==> flow/design.v <==
typedef enum logic [1:0] {
	S_IDLE,
	S_ENABLE_UART_RX,
	S_WAIT_UART_RX,
	S_M1_enable
} top_state_type;
typedef enum logic [4:0] {
	S_M1_IDLE,
	LEAD_IN_0,
	LEAD_IN_1,
	LEAD_IN_2,
	LEAD_IN_3,
	LEAD_IN_4,
	LEAD_IN_5,
	COMM_CASE_1_0,
	COMM_CASE_1_1,
	COMM_CASE_1_2,
	COMM_CASE_1_3,
	COMM_CASE_1_4,
	COMM_CASE_1_5,
	COMM_CASE_2_0,
	COMM_CASE_2_1,
	COMM_CASE_2_2,
	COMM_CASE_2_3,
	COMM_CASE_2_4,
	COMM_CASE_2_5,
	LEAD_OUT_0,
	LEAD_OUT_1,
	LEAD_OUT_2,
	LEAD_OUT_3,
	LEAD_OUT_4,
	LEAD_OUT_5
} M1_state_type;
typedef enum logic [1:0] {
	S_RXC_IDLE,
	S_RXC_SYNC,
	S_RXC_ASSEMBLE_DATA,
	S_RXC_STOP_BIT
} RX_Controller_state_type;
typedef enum logic [2:0] {
	S_US_IDLE,
	S_US_STRIP_FILE_HEADER_1,
	S_US_STRIP_FILE_HEADER_2,
	S_US_START_FIRST_BYTE_RECEIVE,
	S_US_WRITE_FIRST_BYTE,
	S_US_START_SECOND_BYTE_RECEIVE,
	S_US_WRITE_SECOND_BYTE
} UART_SRAM_state_type;
typedef enum logic [3:0] {
	S_VS_WAIT_NEW_PIXEL_ROW,
	S_VS_NEW_PIXEL_ROW_DELAY_1,
	S_VS_NEW_PIXEL_ROW_DELAY_2,
	S_VS_NEW_PIXEL_ROW_DELAY_3,
	S_VS_NEW_PIXEL_ROW_DELAY_4,
	S_VS_NEW_PIXEL_ROW_DELAY_5,
	S_VS_FETCH_PIXEL_DATA_0,
	S_VS_FETCH_PIXEL_DATA_1,
	S_VS_FETCH_PIXEL_DATA_2,
	S_VS_FETCH_PIXEL_DATA_3
} VGA_SRAM_state_type;
`timescale 1ns/100ps
`default_nettype none
module milestone1 (
		input logic clock,                    
		input logic Resetn,
		input logic Enable,
		output	logic [17:0] SRAM_address,
		output 	logic [15:0] SRAM_write_data,
		output	logic SRAM_we_n,
		input		logic [15:0] SRAM_read_data,
		output   logic M1_end
);
logic SRAM_ready;
M1_state_type state;
logic [17:0] U_address; 
logic [17:0] V_address;
logic [17:0] Y_address;
logic [17:0] RGB_address;
logic [63:0] U_values;  
logic [63:0] V_values; 
logic [31:0] Y_values;  
logic [63:0] temp_U;  
logic [63:0] temp_V;  
logic [31:0] temp_prime;  
logic [7:0] Uprime_values;  
logic [7:0] Vprime_values;  
logic [31:0] RGB_values;  
logic [7:0] redo, rede, greeno, greene, blueo, bluee;  
logic [31:0] red_calc, green_calc, blue_calc;  
logic [31:0] Uprime_odd;  
logic [31:0] Vprime_odd;  
logic FC_check;  
logic [7:0] some_counter;  
logic [7:0] pic_end;  
logic [31:0] mult_op1, mult_op2, mult_op3, mult_op4, mult_op5, mult_op6, Mult_result1, Mult_result2, Mult_result3;  
logic [63:0] Mult_result1_long, Mult_result2_long, Mult_result3_long;  
always_ff @(posedge clock or negedge Resetn) begin
	if (~Resetn) begin
		state <= S_M1_IDLE;
		SRAM_address <= 18'h00000;
		SRAM_write_data <= 16'h0000;
		SRAM_we_n <= 1'b1;
		U_address <= 18'd38400; 
		V_address <= 18'd57600;
		Y_address <= 18'h00000;
		RGB_address <= 18'd146944;
		U_values <= 64'b000000;
		V_values <= 64'b000000;
		Y_values <= 32'b00000;
		Uprime_values <= 16'b0000;
		Vprime_values <= 16'b0000;
		Uprime_odd <= 32'b00000;
		Vprime_odd <= 32'b00000;
		RGB_values <= 48'b000000;
		M1_end <= 1'b0;
		some_counter <= 8'b000;
		pic_end <= 8'b000;
		temp_U <= 64'b000000;
		temp_V <= 64'b000000;
		FC_check <= 1'b0;
		end 
		else begin
			case(state)
			S_M1_IDLE: begin
				if (Enable == 1 && pic_end != 240) begin
					U_values <= 64'b000000;
					V_values <= 64'b000000;
					Y_values <= 32'b00000;
					SRAM_we_n <= 1'b1;
					Uprime_values <= 16'b0000;
					Vprime_values <= 16'b0000;
					Uprime_odd <= 32'b00000;
					Vprime_odd <= 32'b00000;
					RGB_values <= 48'b000000;
					some_counter <= 8'h000;
					temp_U <= 64'b000000;
					temp_V <= 64'b000000;
					SRAM_we_n <= 1;
					SRAM_address <= U_address;  
					U_address <= U_address + 1'h1;  
					FC_check <= 1'b0;
					state <= LEAD_IN_0;		
				end
				else  if (pic_end >= 240) begin
					SRAM_we_n <= 1;
					M1_end <= 1'b1;	
				end
			end	
			LEAD_IN_0: begin  
				SRAM_address <= V_address;
				V_address <= V_address + 1'h1;			
				state <= LEAD_IN_1;
			end
			LEAD_IN_1: begin  
				SRAM_address <= Y_address;
				Y_address <= Y_address + 1'h1;		
				state <= LEAD_IN_2;
			end
			LEAD_IN_2: begin  
				SRAM_address <= U_address;
				U_address <= U_address + 1'h1;		
				U_values[63:48] <= SRAM_read_data;  
				state <= LEAD_IN_3;
			end
			LEAD_IN_3: begin  
				SRAM_address <= V_address;
				V_address <= V_address + 1'h1;
				V_values[63:48] <= SRAM_read_data;  
				state <= LEAD_IN_4;
			end
			LEAD_IN_4: begin
				Y_values[31:16] <= SRAM_read_data;  
				state <= LEAD_IN_5;
			end
			LEAD_IN_5:begin  
				U_values[47:32] <= SRAM_read_data;
				state <= COMM_CASE_1_0;			
			end
			COMM_CASE_1_0: begin
				if (FC_check == 0) begin 
					Uprime_values[7:0] <= U_values[63:56];
					Vprime_values[7:0] <= V_values[63:56];
					V_values[47:32] <= SRAM_read_data;
				end else begin
					Uprime_values[7:0] <= U_values[47:40];
					Vprime_values[7:0] <= V_values[47:40];
				end
				Uprime_odd[31:0] <= {{8{temp_prime[31]}},temp_prime[31:8]}; 
				SRAM_we_n <= 1;
				if (some_counter >= 'd156)
					SRAM_address <= U_address;
				else begin
					SRAM_address <= U_address;
					U_address <= U_address + 1'h1;
				end
				state <= COMM_CASE_1_1;
			end
			COMM_CASE_1_1: begin
				Vprime_odd[31:0] <= {{8{temp_prime[31]}},temp_prime[31:8]};
				if (FC_check == 1) begin
					temp_U[63:8] <= U_values[55:0];
					temp_V[63:8] <= V_values[55:0];
				end						
				if (some_counter >= 'd156)
					SRAM_address <= V_address;
				else begin
					SRAM_address <= V_address;
					V_address <= V_address + 1'h1;
				end
				state <= COMM_CASE_1_2;
			end
			COMM_CASE_1_2: begin
				if (FC_check == 1) begin
					U_values[63:0] <= temp_U[63:0];
					V_values[63:0] <= temp_V[63:0];
				end
				RGB_values[31:24] <= rede;  
				RGB_values[23:16] <= bluee;  
				if (some_counter >= 159)
					SRAM_address <= Y_address;
				else begin
					SRAM_address <= Y_address;	
					Y_address <= Y_address + 1'h1;
				end
				state <= COMM_CASE_1_3;				
			end
			COMM_CASE_1_3: begin				
				if (FC_check == 0)
					U_values[31:16] <= SRAM_read_data;
				else
					U_values[23:8] <= SRAM_read_data;
				SRAM_address <= RGB_address;
				RGB_address <= RGB_address + 1'h1;	
				SRAM_we_n <= 0;
				SRAM_write_data <= {{RGB_values[31:24]}, {greene[7:0]}};  
				state <= COMM_CASE_1_4;
			end
			COMM_CASE_1_4: begin
				if (FC_check == 0)
					V_values[31:16] <= SRAM_read_data;
				else
					V_values[23:8] <= SRAM_read_data;
				RGB_values[15:8] <= redo;  
				RGB_values[7:0] <= blueo;  
				SRAM_address <= RGB_address;
				RGB_address <= RGB_address + 1'h1;
				SRAM_write_data <= {{RGB_values[23:16]}, {redo[7:0]}};
				some_counter <= some_counter + 1;
				state <= COMM_CASE_1_5;	
			end
			COMM_CASE_1_5: begin
				Y_values[15:0] <= SRAM_read_data;
				SRAM_write_data <= {{greeno[7:0]}, {RGB_values[7:0]}};
				SRAM_address <= RGB_address;
				RGB_address <= RGB_address + 1'h1;
				if(some_counter == 159)  
					state <= LEAD_OUT_0;	
				else
					state <= COMM_CASE_2_0;
			end
			COMM_CASE_2_0: begin
				if (FC_check == 0) begin
					Uprime_values[7:0] <= U_values[55:48];
					Vprime_values[7:0] <= V_values[55:48];
				end else begin
					Uprime_values[7:0] <= U_values[47:40];
					Vprime_values[7:0] <= V_values[47:40];
				end
				Uprime_odd[31:0] <= {{8{temp_prime[31]}},temp_prime[31:8]};
				SRAM_we_n <= 1;
				SRAM_address <= Y_address;
				Y_address <= Y_address + 1'h1;
				state <= COMM_CASE_2_1;
			end
			COMM_CASE_2_1: begin
				Vprime_odd[31:0] <= {{8{temp_prime[31]}},temp_prime[31:8]}; 
				state <= COMM_CASE_2_2;
			end
			COMM_CASE_2_2: begin
				if (FC_check == 1) begin
					temp_U[63:8] <= U_values[55:0];
					temp_V[63:8] <= V_values[55:0];
				end	
				RGB_values[31:24] <= rede;  
				RGB_values[23:16] <= bluee;  
				state <= COMM_CASE_2_3;
			end
			COMM_CASE_2_3: begin
				if (FC_check == 1) begin
					U_values[63:0] <= temp_U[63:0];
					V_values[63:0] <= temp_V[63:0];
				end	
				Y_values[31:16] <= SRAM_read_data;
				SRAM_address <= RGB_address;
				SRAM_we_n <= 0;
				SRAM_write_data <= {{RGB_values[31:24]}, {greene[7:0]}};  
				RGB_address <= RGB_address + 1'h1;	
				state <= COMM_CASE_2_4;
			end
			COMM_CASE_2_4: begin
				RGB_values[15:8] <= redo;  
				RGB_values[7:0] <= blueo;  
				some_counter <= some_counter + 1;
				SRAM_address <= RGB_address;
				RGB_address <= RGB_address + 1'h1;	
				SRAM_write_data <= {{RGB_values[23:16]}, {redo[7:0]}};
				FC_check <= 1;
				state <= COMM_CASE_2_5;
			end
			COMM_CASE_2_5: begin
				SRAM_address <= RGB_address;
				RGB_address <= RGB_address + 1'h1;	
				SRAM_write_data <= {{greeno[7:0]}, {RGB_values[7:0]}};
				if(some_counter == 159) begin
					state <= LEAD_OUT_0;	
				end
				else
					state <= COMM_CASE_1_0;
			end
			LEAD_OUT_0: begin
				SRAM_we_n <= 1;
				Uprime_values[7:0] <= U_values[47:40];
				Vprime_values[7:0] <= V_values[47:40];		
				Uprime_odd[31:0] <= {{8{temp_prime[31]}},temp_prime[31:8]};
				state <= LEAD_OUT_1;
			end
			LEAD_OUT_1: begin
				Vprime_odd[31:0] <= {{8{temp_prime[31]}},temp_prime[31:8]};
				state <= LEAD_OUT_2;
			end
			LEAD_OUT_2: begin
				RGB_values[31:24] <= rede;  
				RGB_values[23:16] <= bluee;  
				state <= LEAD_OUT_3;
			end
			LEAD_OUT_3: begin
				SRAM_address <= RGB_address;
				SRAM_write_data <= {{RGB_values[31:24]}, {greene[7:0]}};  
				SRAM_we_n <= 0;
				RGB_address <= RGB_address + 1;
				state <= LEAD_OUT_4;
			end
			LEAD_OUT_4: begin
				RGB_values[15:8] <= redo;  
				RGB_values[7:0] <= blueo;  
				FC_check <= 0;
				SRAM_address <= RGB_address;
				SRAM_write_data <= {{RGB_values[23:16]}, {redo[7:0]}};	
				RGB_address <= RGB_address + 1;
				state <= LEAD_OUT_5;
			end
			LEAD_OUT_5: begin
				SRAM_address <= RGB_address;
				SRAM_write_data <= {{greeno[7:0]}, {RGB_values[7:0]}};
				RGB_address <= RGB_address + 1'h1;
				pic_end <= pic_end + 1;
				state <= S_M1_IDLE;
			end
			default: state <= S_M1_IDLE;
			endcase			
end
end
always_comb begin
	mult_op1 = 0;
	mult_op2 = 0;
	mult_op3 = 0;
	mult_op4 = 0;
	mult_op5 = 0;
	mult_op6 = 0;
	case(state)
	COMM_CASE_1_0: begin
	if (FC_check == 0) begin
		mult_op1 = 32'd21;
		mult_op2 = U_values[63:56] + U_values[39:32];
		mult_op3 = -32'd52; 
		mult_op4 = U_values[63:56] + U_values[47:40];
		mult_op5 = 32'd159;
		mult_op6 = U_values[63:56] + U_values[55:48];
	end
	else if (some_counter == 158) begin
		mult_op1 = 32'd21;
		mult_op2 = U_values[63:56] + U_values[39:32];
		mult_op3 = -32'd52; 
		mult_op4 = U_values[55:48] + U_values[39:32];
		mult_op5 = 32'd159;
		mult_op6 = U_values[47:40] + U_values[39:32];
	end
	else begin
		mult_op1 = 32'd21;
		mult_op2 = U_values[63:56] + U_values[23:16];
		mult_op3 = -32'd52; 
		mult_op4 = U_values[55:48] + U_values[31:24];
		mult_op5 = 32'd159;
		mult_op6 = U_values[47:40] + U_values[39:32];
	end
	end
	COMM_CASE_1_1: begin
	if (FC_check == 0) begin
		mult_op1 = 32'd21;
		mult_op2 = V_values[63:56] + V_values[39:32];
		mult_op3 = -32'd52; 
		mult_op4 = V_values[63:56] + V_values[47:40];
		mult_op5 = 32'd159;
		mult_op6 = V_values[63:56] + V_values[55:48];
	end 
	else if (some_counter == 158) begin
		mult_op1 = 32'd21;
		mult_op2 = V_values[63:56] + V_values[39:32];
		mult_op3 = -32'd52; 
		mult_op4 = V_values[55:48] + V_values[39:32];
		mult_op5 = 32'd159;
		mult_op6 = V_values[47:40] + V_values[39:32];
	end
	else begin	
		mult_op1 = 32'd21;
		mult_op2 = V_values[63:56] + V_values[23:16];
		mult_op3 = -32'd52; 
		mult_op4 = V_values[55:48] + V_values[31:24];
		mult_op5 = 32'd159;
		mult_op6 = V_values[47:40] + V_values[39:32];
	end
	end
	COMM_CASE_1_2: begin
		mult_op1 = Y_values[31:24] + (-32'd16);
		mult_op2 = 32'd76284;
		mult_op3 = Vprime_values[7:0] + (-32'd128);
		mult_op4 = 32'd104595;
		mult_op5 = Uprime_values[7:0] + (-32'd128);
		mult_op6 = 32'd132251;
	end
	COMM_CASE_1_3: begin
		mult_op1 = Y_values[31:24] + (-32'd16);
		mult_op2 = 32'd76284;
		mult_op3 = Vprime_values[7:0] + (-32'd128);
		mult_op4 = -32'd53281;
		mult_op5 = Uprime_values[7:0] + (-32'd128);
		mult_op6 = -32'd25624;
	end
	COMM_CASE_1_4: begin
		mult_op1 = Y_values[23:16] + (-32'd16);
		mult_op2 = 32'd76284;
		mult_op3 = Vprime_odd[31:0] + (-32'd128);
		mult_op4 = 32'd104595;
		mult_op5 = Uprime_odd[31:0] + (-32'd128);
		mult_op6 = 32'd132251;
	end
	COMM_CASE_1_5: begin
		mult_op1 = Y_values[23:16] + (-32'd16);
		mult_op2 = 32'd76284;
		mult_op3 = Vprime_odd[31:0] + (-32'd128);
		mult_op4 = -32'd53281;
		mult_op5 = Uprime_odd[31:0] + (-32'd128);
		mult_op6 = -32'd25624;
	end
	COMM_CASE_2_0: begin
	if (FC_check == 0) begin
		mult_op1 = 32'd21;
		mult_op2 = U_values[63:56] + U_values[31:24];
		mult_op3 = -32'd52; 
		mult_op4 = U_values[63:56] + U_values[39:32];
		mult_op5 = 32'd159;
		mult_op6 = U_values[55:48] + U_values[47:40];
	end 
	else if (some_counter == 157) begin
		mult_op1 = 32'd21;
		mult_op2 = U_values[63:56] + U_values[31:24];
		mult_op3 = -32'd52; 
		mult_op4 = U_values[55:48] + U_values[31:24];
		mult_op5 = 32'd159;
		mult_op6 = U_values[47:40] + U_values[39:32];
	end else begin	
		mult_op1 = 32'd21;
		mult_op2 = U_values[63:56] + U_values[23:16];
		mult_op3 = -32'd52; 
		mult_op4 = U_values[55:48] + U_values[31:24];
		mult_op5 = 32'd159;
		mult_op6 = U_values[47:40] + U_values[39:32];
	end
	end
	COMM_CASE_2_1: begin
	if (FC_check == 0) begin
		mult_op1 = 32'd21;
		mult_op2 = V_values[63:56] + V_values[31:24];
		mult_op3 = -32'd52; 
		mult_op4 = V_values[63:56] + V_values[39:32];
		mult_op5 = 32'd159;
		mult_op6 = V_values[55:48] + V_values[47:40];
	end else if (some_counter == 157) begin
		mult_op1 = 32'd21;
		mult_op2 = V_values[63:56] + V_values[31:24];
		mult_op3 = -32'd52; 
		mult_op4 = V_values[55:48] + V_values[31:24];
		mult_op5 = 32'd159;
		mult_op6 = V_values[47:40] + V_values[39:32];
	end else begin	
		mult_op1 = 32'd21;
		mult_op2 = V_values[63:56] + V_values[23:16];
		mult_op3 = -32'd52; 
		mult_op4 = V_values[55:48] + V_values[31:24];
		mult_op5 = 32'd159;
		mult_op6 = V_values[47:40] + V_values[39:32];
	end
	end
	COMM_CASE_2_2: begin
		mult_op1 = Y_values[15:8] + (-32'd16);
		mult_op2 = 32'd76284;
		mult_op3 = Vprime_values[7:0] + (-32'd128);
		mult_op4 = 32'd104595;
		mult_op5 = Uprime_values[7:0] + (-32'd128);
		mult_op6 = 32'd132251;
	end
	COMM_CASE_2_3: begin
		mult_op1 = Y_values[15:8] + (-32'd16);
		mult_op2 = 32'd76284;
		mult_op3 = Vprime_values[7:0] + (-32'd128);
		mult_op4 = -32'd53281;
		mult_op5 = Uprime_values[7:0] + (-32'd128);
		mult_op6 = -32'd25624;
	end
	COMM_CASE_2_4: begin
		mult_op1 = Y_values[7:0] + (-32'd16);
		mult_op2 = 32'd76284;
		mult_op3 = Vprime_odd[31:0] + (-32'd128);
		mult_op4 = 32'd104595;
		mult_op5 = Uprime_odd[31:0] + (-32'd128);
		mult_op6 = 32'd132251;
	end
	COMM_CASE_2_5: begin
		mult_op1 = Y_values[7:0] + (-32'd16);
		mult_op2 = 32'd76284;
		mult_op3 = Vprime_odd[31:0] + (-32'd128);
		mult_op4 = -32'd53281;
		mult_op5 = Uprime_odd[31:0] + (-32'd128);
		mult_op6 = -32'd25624;
	end
	LEAD_OUT_0: begin
		mult_op1 = 32'd21;
		mult_op2 = U_values[63:56] + U_values[47:40];
		mult_op3 = -32'd52; 
		mult_op4 = U_values[55:48] + U_values[47:40];
		mult_op5 = 32'd159;
		mult_op6 = U_values[47:40] + U_values[47:40];
	end
	LEAD_OUT_1: begin
		mult_op1 = 32'd21;
		mult_op2 = V_values[63:56] + V_values[47:40];
		mult_op3 = -32'd52; 
		mult_op4 = V_values[55:48] + V_values[47:40];
		mult_op5 = 32'd159;
		mult_op6 = V_values[47:40] + V_values[47:40];
	end
	LEAD_OUT_2: begin
		mult_op1 = Y_values[15:8] + (-32'd16);
		mult_op2 = 32'd76284;
		mult_op3 = Vprime_values[7:0] + (-32'd128);
		mult_op4 = 32'd104595;
		mult_op5 = Uprime_values[7:0] + (-32'd128);
		mult_op6 = 32'd132251;
	end
	LEAD_OUT_3: begin
		mult_op1 = Y_values[15:8] + (-32'd16);
		mult_op2 = 32'd76284;
		mult_op3 = Vprime_values[7:0] + (-32'd128);
		mult_op4 = -32'd53281;
		mult_op5 = Uprime_values[7:0] + (-32'd128);
		mult_op6 = -32'd25624;
	end
	LEAD_OUT_4: begin
		mult_op1 = Y_values[7:0] + (-32'd16);
		mult_op2 = 32'd76284;
		mult_op3 = Vprime_odd[31:0] + (-32'd128);
		mult_op4 = 32'd104595;
		mult_op5 = Uprime_odd[31:0] + (-32'd128);
		mult_op6 = 32'd132251;
	end
	LEAD_OUT_5: begin
		mult_op1 = Y_values[7:0] + (-32'd16);
		mult_op2 = 32'd76284;
		mult_op3 = Vprime_odd[31:0] + (-32'd128);
		mult_op4 = -32'd53281;
		mult_op5 = Uprime_odd[31:0] + (-32'd128);
		mult_op6 = -32'd25624;
	end
	endcase
end
assign Mult_result1_long = mult_op1* mult_op2;
assign Mult_result2_long = mult_op3* mult_op4;
assign Mult_result3_long = mult_op5* mult_op6;
assign Mult_result1 = Mult_result1_long[31:0];
assign Mult_result2 = Mult_result2_long[31:0];
assign Mult_result3 = Mult_result3_long[31:0];
assign temp_prime[31:0] = Mult_result1 + Mult_result2 + Mult_result3 + 32'd128;
always_comb begin
	red_calc = Mult_result1 + Mult_result2;
	green_calc = Mult_result1 + Mult_result2 + Mult_result3;
	blue_calc = Mult_result1 + Mult_result3;
	if(red_calc[31] == 1) begin
		redo = 8'd0;
		rede = 8'd0;
	end else 
	if(red_calc[30:24] > 0) begin
			redo = 8'd255;
			rede = 8'd255;
	end else begin
		redo = red_calc[23:16];
		rede = red_calc[23:16];
	end
	if(green_calc[31] == 1) begin
		greeno = 8'd0;
		greene = 8'd0;
	end else 
	if(green_calc[30:24] > 0) begin
			greeno = 8'd255;
			greene = 8'd255;
	end else begin
		greeno = green_calc[23:16];
		greene = green_calc[23:16];
	end
	if(blue_calc[31] == 1) begin
		blueo = 8'd0;
		bluee = 8'd0;
	end else 
	if(blue_calc[30:24] > 0) begin
			blueo = 8'd255;
			bluee = 8'd255;
	end else begin
		blueo = blue_calc[23:16];
		bluee = blue_calc[23:16];
	end
end
endmodule
Tool chain data of milestone1
What the tools print for milestone1, step after step.
Lines are those of the file above, counted from 1.
Not given: --
Set-up
  top: milestone1
  clock port: clock
  library: sky130hd
  timing corner: tt_025C_1v80

After elaboration
Source: Yosys, flattened and elaborated, memories not mapped. Widths are those after wreduce. Registers that Yosys merges into a memory's read port (data or address) are not register bits. Print and check cells do not count.
Bit counts
  register bits: 498
  input port bits: 19
  elaborated cells: 301
  output and inout port bits: 36
Operators by class
  mux-type cells: 98
  reduce/logical cells: 81
  equal/unequal tests: 40
  bitwise operators: 1
  add/sub/neg operators: 39
  order comparisons: 6
  multipliers: 3
Operators by type and width (number)
  multiplier 32 x 32 -> 32 bit: 3
  case mux 32 bit (select 8 bit): 2
  case mux 16 bit (select 3 bit): 5
  case mux 56 bit (select 2 bit): 2
  adder 8 x 32 -> 32 bit (second input constant): 6
  case mux 32 bit (select 3 bit): 2
  adder 8 x 8 -> 9 bit: 20
  2-to-1 mux 8 bit: 21
  2-to-1 mux 56 bit: 3
  2-to-1 mux 9 bit: 18
  case mux 32 bit (select 5 bit): 1
  case mux 8 bit (select 3 bit): 6
  case mux 32 bit (select 2 bit): 2
  case mux 5 bit (select 24 bit): 1
  case mux 17 bit (select 7 bit): 1
  case mux 18 bit (select 2 bit): 3
  adder 32 bit: 3
  2-to-1 mux 16 bit: 6
  adder 18 x 1 -> 18 bit (second input constant): 5
  case mux 18 bit (select 5 bit): 1
  2-to-1 mux 18 bit: 5
  case mux 8 bit (select 2 bit): 5
  adder 32 bit (second input constant): 2
  case mux 16 bit (select 2 bit): 2
  case mux 8 bit (select 4 bit): 2
  case mux 18 bit (select 3 bit): 1
  equality test 5 bit (second input constant): 9
  equality test 5 x 4 -> 1 bit (second input constant): 8
Other operator kinds: 33; their cells: 123.

Depth
Yosys ltp: most cells in a row. Word level: on the elaborated netlist, between registers, memories and ports. Mapped: between sequential cells and ports; inverters and the memories' decode and read muxes count.
Depth
  depth in word-level cells: 11
  ABC_AREA: 0
  mapped depth: 69
  gate-level depth less buffers: 67

Netlist
Source: synth_stat.txt of the flow (Yosys; design flattened, memories mapped). It holds for the ABC_AREA given above (unset counts as 0); a run with the other value may have another netlist.
Mapped netlist
  sequential part of the area: 11981.5 um2
  cell count: 7261
  buffer cells: 301
  flip-flops: 478
  chip area (Yosys): 65836.9 um2
Cell types
  sky130_fd_sc_hd__fa_1: number 941, total area 1.88E+04 um2
  sky130_fd_sc_hd__dfrtp_1: number 462, total area 1.16E+04 um2
  sky130_fd_sc_hd__ha_1: number 582, total area 7.28E+03 um2
  sky130_fd_sc_hd__inv_1: number 1239, total area 4650.71 um2
  sky130_fd_sc_hd__nand2_1: number 856, total area 3.21E+03 um2
  sky130_fd_sc_hd__xnor2_1: number 272, total area 2.38E+03 um2
  sky130_fd_sc_hd__nor2_1: number 492, total area 1.85E+03 um2
  sky130_fd_sc_hd__a21oi_1: number 333, total area 1.67E+03 um2
  sky130_fd_sc_hd__o21ai_0: number 323, total area 1616.55 um2
  sky130_fd_sc_hd__xor2_1: number 122, total area 1.07E+03 um2
  sky130_fd_sc_hd__a22oi_1: number 127, total area 953.414 um2
  sky130_fd_sc_hd__clkbuf_1: number 240, total area 900.864 um2
  sky130_fd_sc_hd__a22o_1: number 90, total area 788.256 um2
  sky130_fd_sc_hd__a21o_1: number 86, total area 645.619 um2
  sky130_fd_sc_hd__dfstp_2: number 16, total area 420.403 um2
  sky130_fd_sc_hd__nand3_1: number 79, total area 395.379 um2
  sky130_fd_sc_hd__o21bai_1: number 51, total area 382.867 um2
  sky130_fd_sc_hd__a222oi_1: number 38, total area 380.365 um2
Not listed: further types 92, cells in them 912.

Path before layout
Path of least setup slack by OpenSTA after synthesis, without wires, with an ideal clock, recovery checks aside; 20% of the period is set as input and as output delay. Where synthesis merged equal registers, the netlist keeps one of their names.
Timing path after synthesis
  path kind: register to register
  start point: reg state
  end point: reg SRAM_write_data[13]
  launch time at the first pin: 0.000 ns
  period: 20.0 ns
  path buffers: 7
  library setup time: 0.129 ns
  setup slack: 4.404 ns
  stages on the path: 64
  data required time: 19.871 ns
  arrival: 15.467 ns
  path delay: 15.596 ns
  synthesis period reached: 15.596 ns
"path delay" = arrival - input delay + setup time.
"stages on the path": output pins that drive a net of the path, with the launching flip-flop's if there is one; two outputs of one cell count as two.
"synthesis period reached" = period - worst setup slack (recovery checks aside). The figure is calculated, with input and output delays left at 20% of the set period.
Where an end lacks its bit number, it is one bit of the signal, or one of the new flip-flops if synthesis recoded a state register.
Between the ends stands the longest chain of elaborated cells between them, by number of cells; it is not shown to be the way that was timed. Of several equally long chains one is given.
A line is the first line of the expression or statement that the cell stems from. Yosys adds cells for indexed reads and writes and turns some case tables into memories.
A register here has more assigning lines than the two given.
Between the ends, after synthesis
  cells stage by stage: sky130_fd_sc_hd__dfrtp_1 -> sky130_fd_sc_hd__nor4_4 -> sky130_fd_sc_hd__nand2_2 -> sky130_fd_sc_hd__buf_2 -> sky130_fd_sc_hd__buf_1 -> sky130_fd_sc_hd__clkbuf_1 -> sky130_fd_sc_hd__o21ai_0 -> sky130_fd_sc_hd__o31ai_1 -> sky130_fd_sc_hd__and3_1 -> sky130_fd_sc_hd__ha_1 -> sky130_fd_sc_hd__nand2b_1 -> sky130_fd_sc_hd__clkbuf_1 -> sky130_fd_sc_hd__inv_1 -> sky130_fd_sc_hd__fa_1 -> sky130_fd_sc_hd__inv_1 -> sky130_fd_sc_hd__fa_1 -> sky130_fd_sc_hd__inv_1 -> sky130_fd_sc_hd__ha_1 -> (+28 left out) -> sky130_fd_sc_hd__a21oi_1 -> sky130_fd_sc_hd__o21ai_1 -> sky130_fd_sc_hd__o31ai_1 -> sky130_fd_sc_hd__xnor2_1 -> sky130_fd_sc_hd__ha_1 -> sky130_fd_sc_hd__clkbuf_1 -> sky130_fd_sc_hd__a21o_1 -> sky130_fd_sc_hd__a21o_1 -> sky130_fd_sc_hd__a21oi_1 -> sky130_fd_sc_hd__a21boi_2 -> sky130_fd_sc_hd__a21oi_1 -> sky130_fd_sc_hd__xnor2_2 -> sky130_fd_sc_hd__or4b_1 -> sky130_fd_sc_hd__or4b_1 -> sky130_fd_sc_hd__clkbuf_1 -> sky130_fd_sc_hd__buf_2 -> sky130_fd_sc_hd__o211ai_1 -> sky130_fd_sc_hd__a31oi_1
  length of the longest elaborated chain: 10
  elaborated cells between the ends (all ways): 47
  classes of those cells: add/sub (2); mul (3); compare (1); eq/ne (18); mux (9); reduce/logical (14)
RTL lines, path after synthesis
  from (decl): line 74  | M1_state_type state;
  from (assign): line 99  | state <= S_M1_IDLE;
  from (assign): line 142  | state <= LEAD_IN_0;
  equality test 5 bit: line 370  | case(state)
  OR reduction 4 bit
  case mux 32 bit (select 5 bit): line 370
  multiplier 32 x 32 -> 32 bit: line 586  | assign Mult_result1_long = mult_op1* mult_op2;
  adder 32 bit (2 in a row): line 595  | green_calc = Mult_result1 + Mult_result2 + Mult_result3;
  greater-than comparator 7 x 1 -> 1 bit: line 612  | if(green_calc[30:24] > 0) begin
  2-to-1 mux 8 bit: line 612
  2-to-1 mux 8 bit: line 608  | if(green_calc[31] == 1) begin
  case mux 16 bit (select 3 bit): line 123  | case(state)
  to (assign): line 235  | SRAM_write_data <= {{RGB_values[31:24]}, {greene[7:0]}};
  to (assign): line 247  | SRAM_write_data <= {{RGB_values[23:16]}, {redo[7:0]}};
  to (decl): line 68  | output logic [15:0] SRAM_write_data,

Path in the finished layout
Path of least setup slack in the final report of run A (OpenROAD, finished layout, wires in). Where an end is a register, its clock arrival counts in the times.
Timing path post-layout
  path kind: register to register
  start point: reg state
  end point: reg SRAM_write_data[10]
  path buffers: 6
  period: 31.6 ns
  launch time at the first pin: 0.65 ns
  setup slack: 10.31 ns
  stages on the path: 60
  data required time: 32.16 ns
  library setup time: 0.12 ns
  arrival: 21.84 ns
Where an end lacks its bit number, it is one bit of the signal, or one of the new flip-flops if synthesis recoded a state register.
Between the ends stands the longest chain of elaborated cells between them, by number of cells; it is not shown to be the way that was timed. Of several equally long chains one is given.
A register here has more assigning lines than the two given.
Between the ends, post-layout
  cells stage by stage: sky130_fd_sc_hd__dfrtp_1 -> sky130_fd_sc_hd__clkbuf_1 -> sky130_fd_sc_hd__nor2_1 -> sky130_fd_sc_hd__nand2_2 -> sky130_fd_sc_hd__buf_2 -> sky130_fd_sc_hd__buf_1 -> sky130_fd_sc_hd__clkbuf_1 -> sky130_fd_sc_hd__a21oi_1 -> sky130_fd_sc_hd__o21ai_0 -> sky130_fd_sc_hd__nand2_1 -> sky130_fd_sc_hd__nor2_1 -> sky130_fd_sc_hd__inv_1 -> sky130_fd_sc_hd__fa_1 -> sky130_fd_sc_hd__fa_1 -> sky130_fd_sc_hd__inv_1 -> sky130_fd_sc_hd__fa_1 -> sky130_fd_sc_hd__fa_1 -> sky130_fd_sc_hd__inv_1 -> (+24 left out) -> sky130_fd_sc_hd__inv_1 -> sky130_fd_sc_hd__fa_1 -> sky130_fd_sc_hd__ha_1 -> sky130_fd_sc_hd__and3_1 -> sky130_fd_sc_hd__a211o_1 -> sky130_fd_sc_hd__xor2_2 -> sky130_fd_sc_hd__ha_1 -> sky130_fd_sc_hd__a21o_1 -> sky130_fd_sc_hd__a21oi_1 -> sky130_fd_sc_hd__a21boi_2 -> sky130_fd_sc_hd__a21oi_1 -> sky130_fd_sc_hd__xnor2_2 -> sky130_fd_sc_hd__or4b_1 -> sky130_fd_sc_hd__or4b_1 -> sky130_fd_sc_hd__clkbuf_1 -> sky130_fd_sc_hd__buf_2 -> sky130_fd_sc_hd__o211ai_1 -> sky130_fd_sc_hd__a31oi_1
  length of the longest elaborated chain: 10
  elaborated cells between the ends (all ways): 47
  classes of those cells: add/sub (2); mul (3); compare (1); eq/ne (18); mux (9); reduce/logical (14)
RTL lines, path post-layout
  from (decl): line 74  | M1_state_type state;
  from (assign): line 99  | state <= S_M1_IDLE;
  from (assign): line 142  | state <= LEAD_IN_0;
  equality test 5 bit: line 370  | case(state)
  OR reduction 4 bit
  case mux 32 bit (select 5 bit): line 370
  multiplier 32 x 32 -> 32 bit: line 586  | assign Mult_result1_long = mult_op1* mult_op2;
  adder 32 bit (2 in a row): line 595  | green_calc = Mult_result1 + Mult_result2 + Mult_result3;
  greater-than comparator 7 x 1 -> 1 bit: line 612  | if(green_calc[30:24] > 0) begin
  2-to-1 mux 8 bit: line 612
  2-to-1 mux 8 bit: line 608  | if(green_calc[31] == 1) begin
  case mux 16 bit (select 3 bit): line 123  | case(state)
  to (assign): line 235  | SRAM_write_data <= {{RGB_values[31:24]}, {greene[7:0]}};
  to (assign): line 247  | SRAM_write_data <= {{RGB_values[23:16]}, {redo[7:0]}};
  to (decl): line 68  | output logic [15:0] SRAM_write_data,

Record of 6 stored runs of the RTL-to-layout flow on milestone1, platform sky130hd. The runs are unordered. Constraints: input delay and output delay 20% of the set period each, output load 0.01 pF.
By "period reached" is meant the clock period of the run minus its worst setup slack. This is arithmetic on one report: input and output delays are still those of the set period (20% each).
"allowed time less slack (worst setup path)" is the time allowed to the run's worst setup path (the clock period less input and output delay, where it has them) less its slack. Clock arrival times count: a late capture clock shortens it, a late launch clock lengthens it.

==> run A: settings <==
{ "ABC_AREA": 0, "CORE_MARGIN": 8, "CORE_UTILIZATION": 21, "CTS_CLUSTER_SIZE": 78, "GPL_TIMING_DRIVEN": 0, "MIN_ROUTING_LAYER": "met1", "PLACE_DENSITY_LB_ADDON": 0.03, "SETUP_SLACK_MARGIN": 3.79, "TNS_END_PERCENT": 55, "period_ns": 31.6, "CAP_MARGIN": 20, "SLEW_MARGIN": 20 }
==> run A: results <==
allowed time less slack (worst setup path): 21.29 ns
critical path kind: register to register
cell area after synthesis: 65836.9 um2
post-route setup TNS: 0.000 ns
worst hold slack after layout: 0.367 ns
standard-cell area after routing: 74300.0 um2
die outline area: 331684.0 um2
worst setup slack after layout: 10.312 ns
period reached: 21.288 ns

==> run B: settings <==
{ "CAP_MARGIN": 0, "CELL_PAD_IN_SITES_DETAIL_PLACEMENT": 0, "CORE_ASPECT_RATIO": 0.54, "CORE_UTILIZATION": 62, "CTS_CLUSTER_DIAMETER": 354, "GPL_ROUTABILITY_DRIVEN": 0, "GPL_TIMING_DRIVEN": 0, "period_ns": 20.0, "CORE_MARGIN": 2, "SLEW_MARGIN": 20 }
==> run B: results <==
allowed time less slack (worst setup path): 19.65 ns
critical path kind: register to register
cell area after synthesis: 65836.9 um2
post-route setup TNS: 0.000 ns
worst hold slack after layout: 0.365 ns
standard-cell area after routing: 70124.8 um2
die outline area: 108935.0 um2
worst setup slack after layout: 0.353 ns
period reached: 19.647 ns

==> run C: settings <==
{ "CORE_UTILIZATION": 40, "SETUP_SLACK_MARGIN": 2.49, "period_ns": 18.3, "CAP_MARGIN": 20, "CORE_MARGIN": 2, "SLEW_MARGIN": 20 }
==> run C: results <==
allowed time less slack (worst setup path): 15.38 ns
critical path kind: register to register
cell area after synthesis: 65836.9 um2
post-route setup TNS: 0.000 ns
worst hold slack after layout: 0.372 ns
standard-cell area after routing: 72701.0 um2
die outline area: 167854.0 um2
worst setup slack after layout: 2.918 ns
period reached: 15.382 ns

==> run D: settings <==
{ "ABC_AREA": 1, "CAP_MARGIN": 10, "CORE_ASPECT_RATIO": 1.18, "CORE_UTILIZATION": 16, "GPL_TIMING_DRIVEN": 0, "MAX_ROUTING_LAYER": "met4", "MIN_ROUTING_LAYER": "met1", "SLEW_MARGIN": 40, "TNS_END_PERCENT": 95, "period_ns": 30.9, "CORE_MARGIN": 2 }
==> run D: results <==
allowed time less slack (worst setup path): 19.53 ns
critical path kind: register to register
cell area after synthesis: 68669.6 um2
post-route setup TNS: 0.000 ns
worst hold slack after layout: 0.365 ns
standard-cell area after routing: 78992.0 um2
die outline area: 434461.0 um2
worst setup slack after layout: 11.370 ns
period reached: 19.530 ns

==> run E: settings <==
{ "ABC_AREA": 0, "CELL_PAD_IN_SITES_DETAIL_PLACEMENT": 0, "CELL_PAD_IN_SITES_GLOBAL_PLACEMENT": 2, "CORE_MARGIN": 5, "GPL_ROUTABILITY_DRIVEN": 0, "GPL_TIMING_DRIVEN": 1, "HOLD_SLACK_MARGIN": 0.05, "MAX_ROUTING_LAYER": "met4", "MIN_ROUTING_LAYER": "met2", "PLACE_DENSITY_LB_ADDON": 0.18, "SETUP_SLACK_MARGIN": 3.2, "SLEW_MARGIN": 25, "TNS_END_PERCENT": 80, "period_ns": 22.9, "CAP_MARGIN": 20, "CORE_UTILIZATION": 40 }
==> run E: results <==
allowed time less slack (worst setup path): 18.40 ns
critical path kind: register to register
cell area after synthesis: 65836.9 um2
post-route setup TNS: 0.000 ns
worst hold slack after layout: 0.376 ns
standard-cell area after routing: 71300.9 um2
die outline area: 172806.0 um2
worst setup slack after layout: 4.502 ns
period reached: 18.398 ns

==> run F: settings <==
{ "CAP_MARGIN": 40, "CELL_PAD_IN_SITES_DETAIL_PLACEMENT": 0, "CORE_ASPECT_RATIO": 0.54, "CORE_MARGIN": 2, "CORE_UTILIZATION": 62, "CTS_CLUSTER_DIAMETER": 354, "GPL_ROUTABILITY_DRIVEN": 0, "GPL_TIMING_DRIVEN": 1, "SETUP_SLACK_MARGIN": 5.0, "period_ns": 29.4, "SLEW_MARGIN": 20 }
==> run F: results <==
allowed time less slack (worst setup path): 18.50 ns
critical path kind: register to register
cell area after synthesis: 65836.9 um2
post-route setup TNS: 0.000 ns
worst hold slack after layout: 0.372 ns
standard-cell area after routing: 70510.1 um2
die outline area: 108935.0 um2
worst setup slack after layout: 10.900 ns
period reached: 18.500 ns
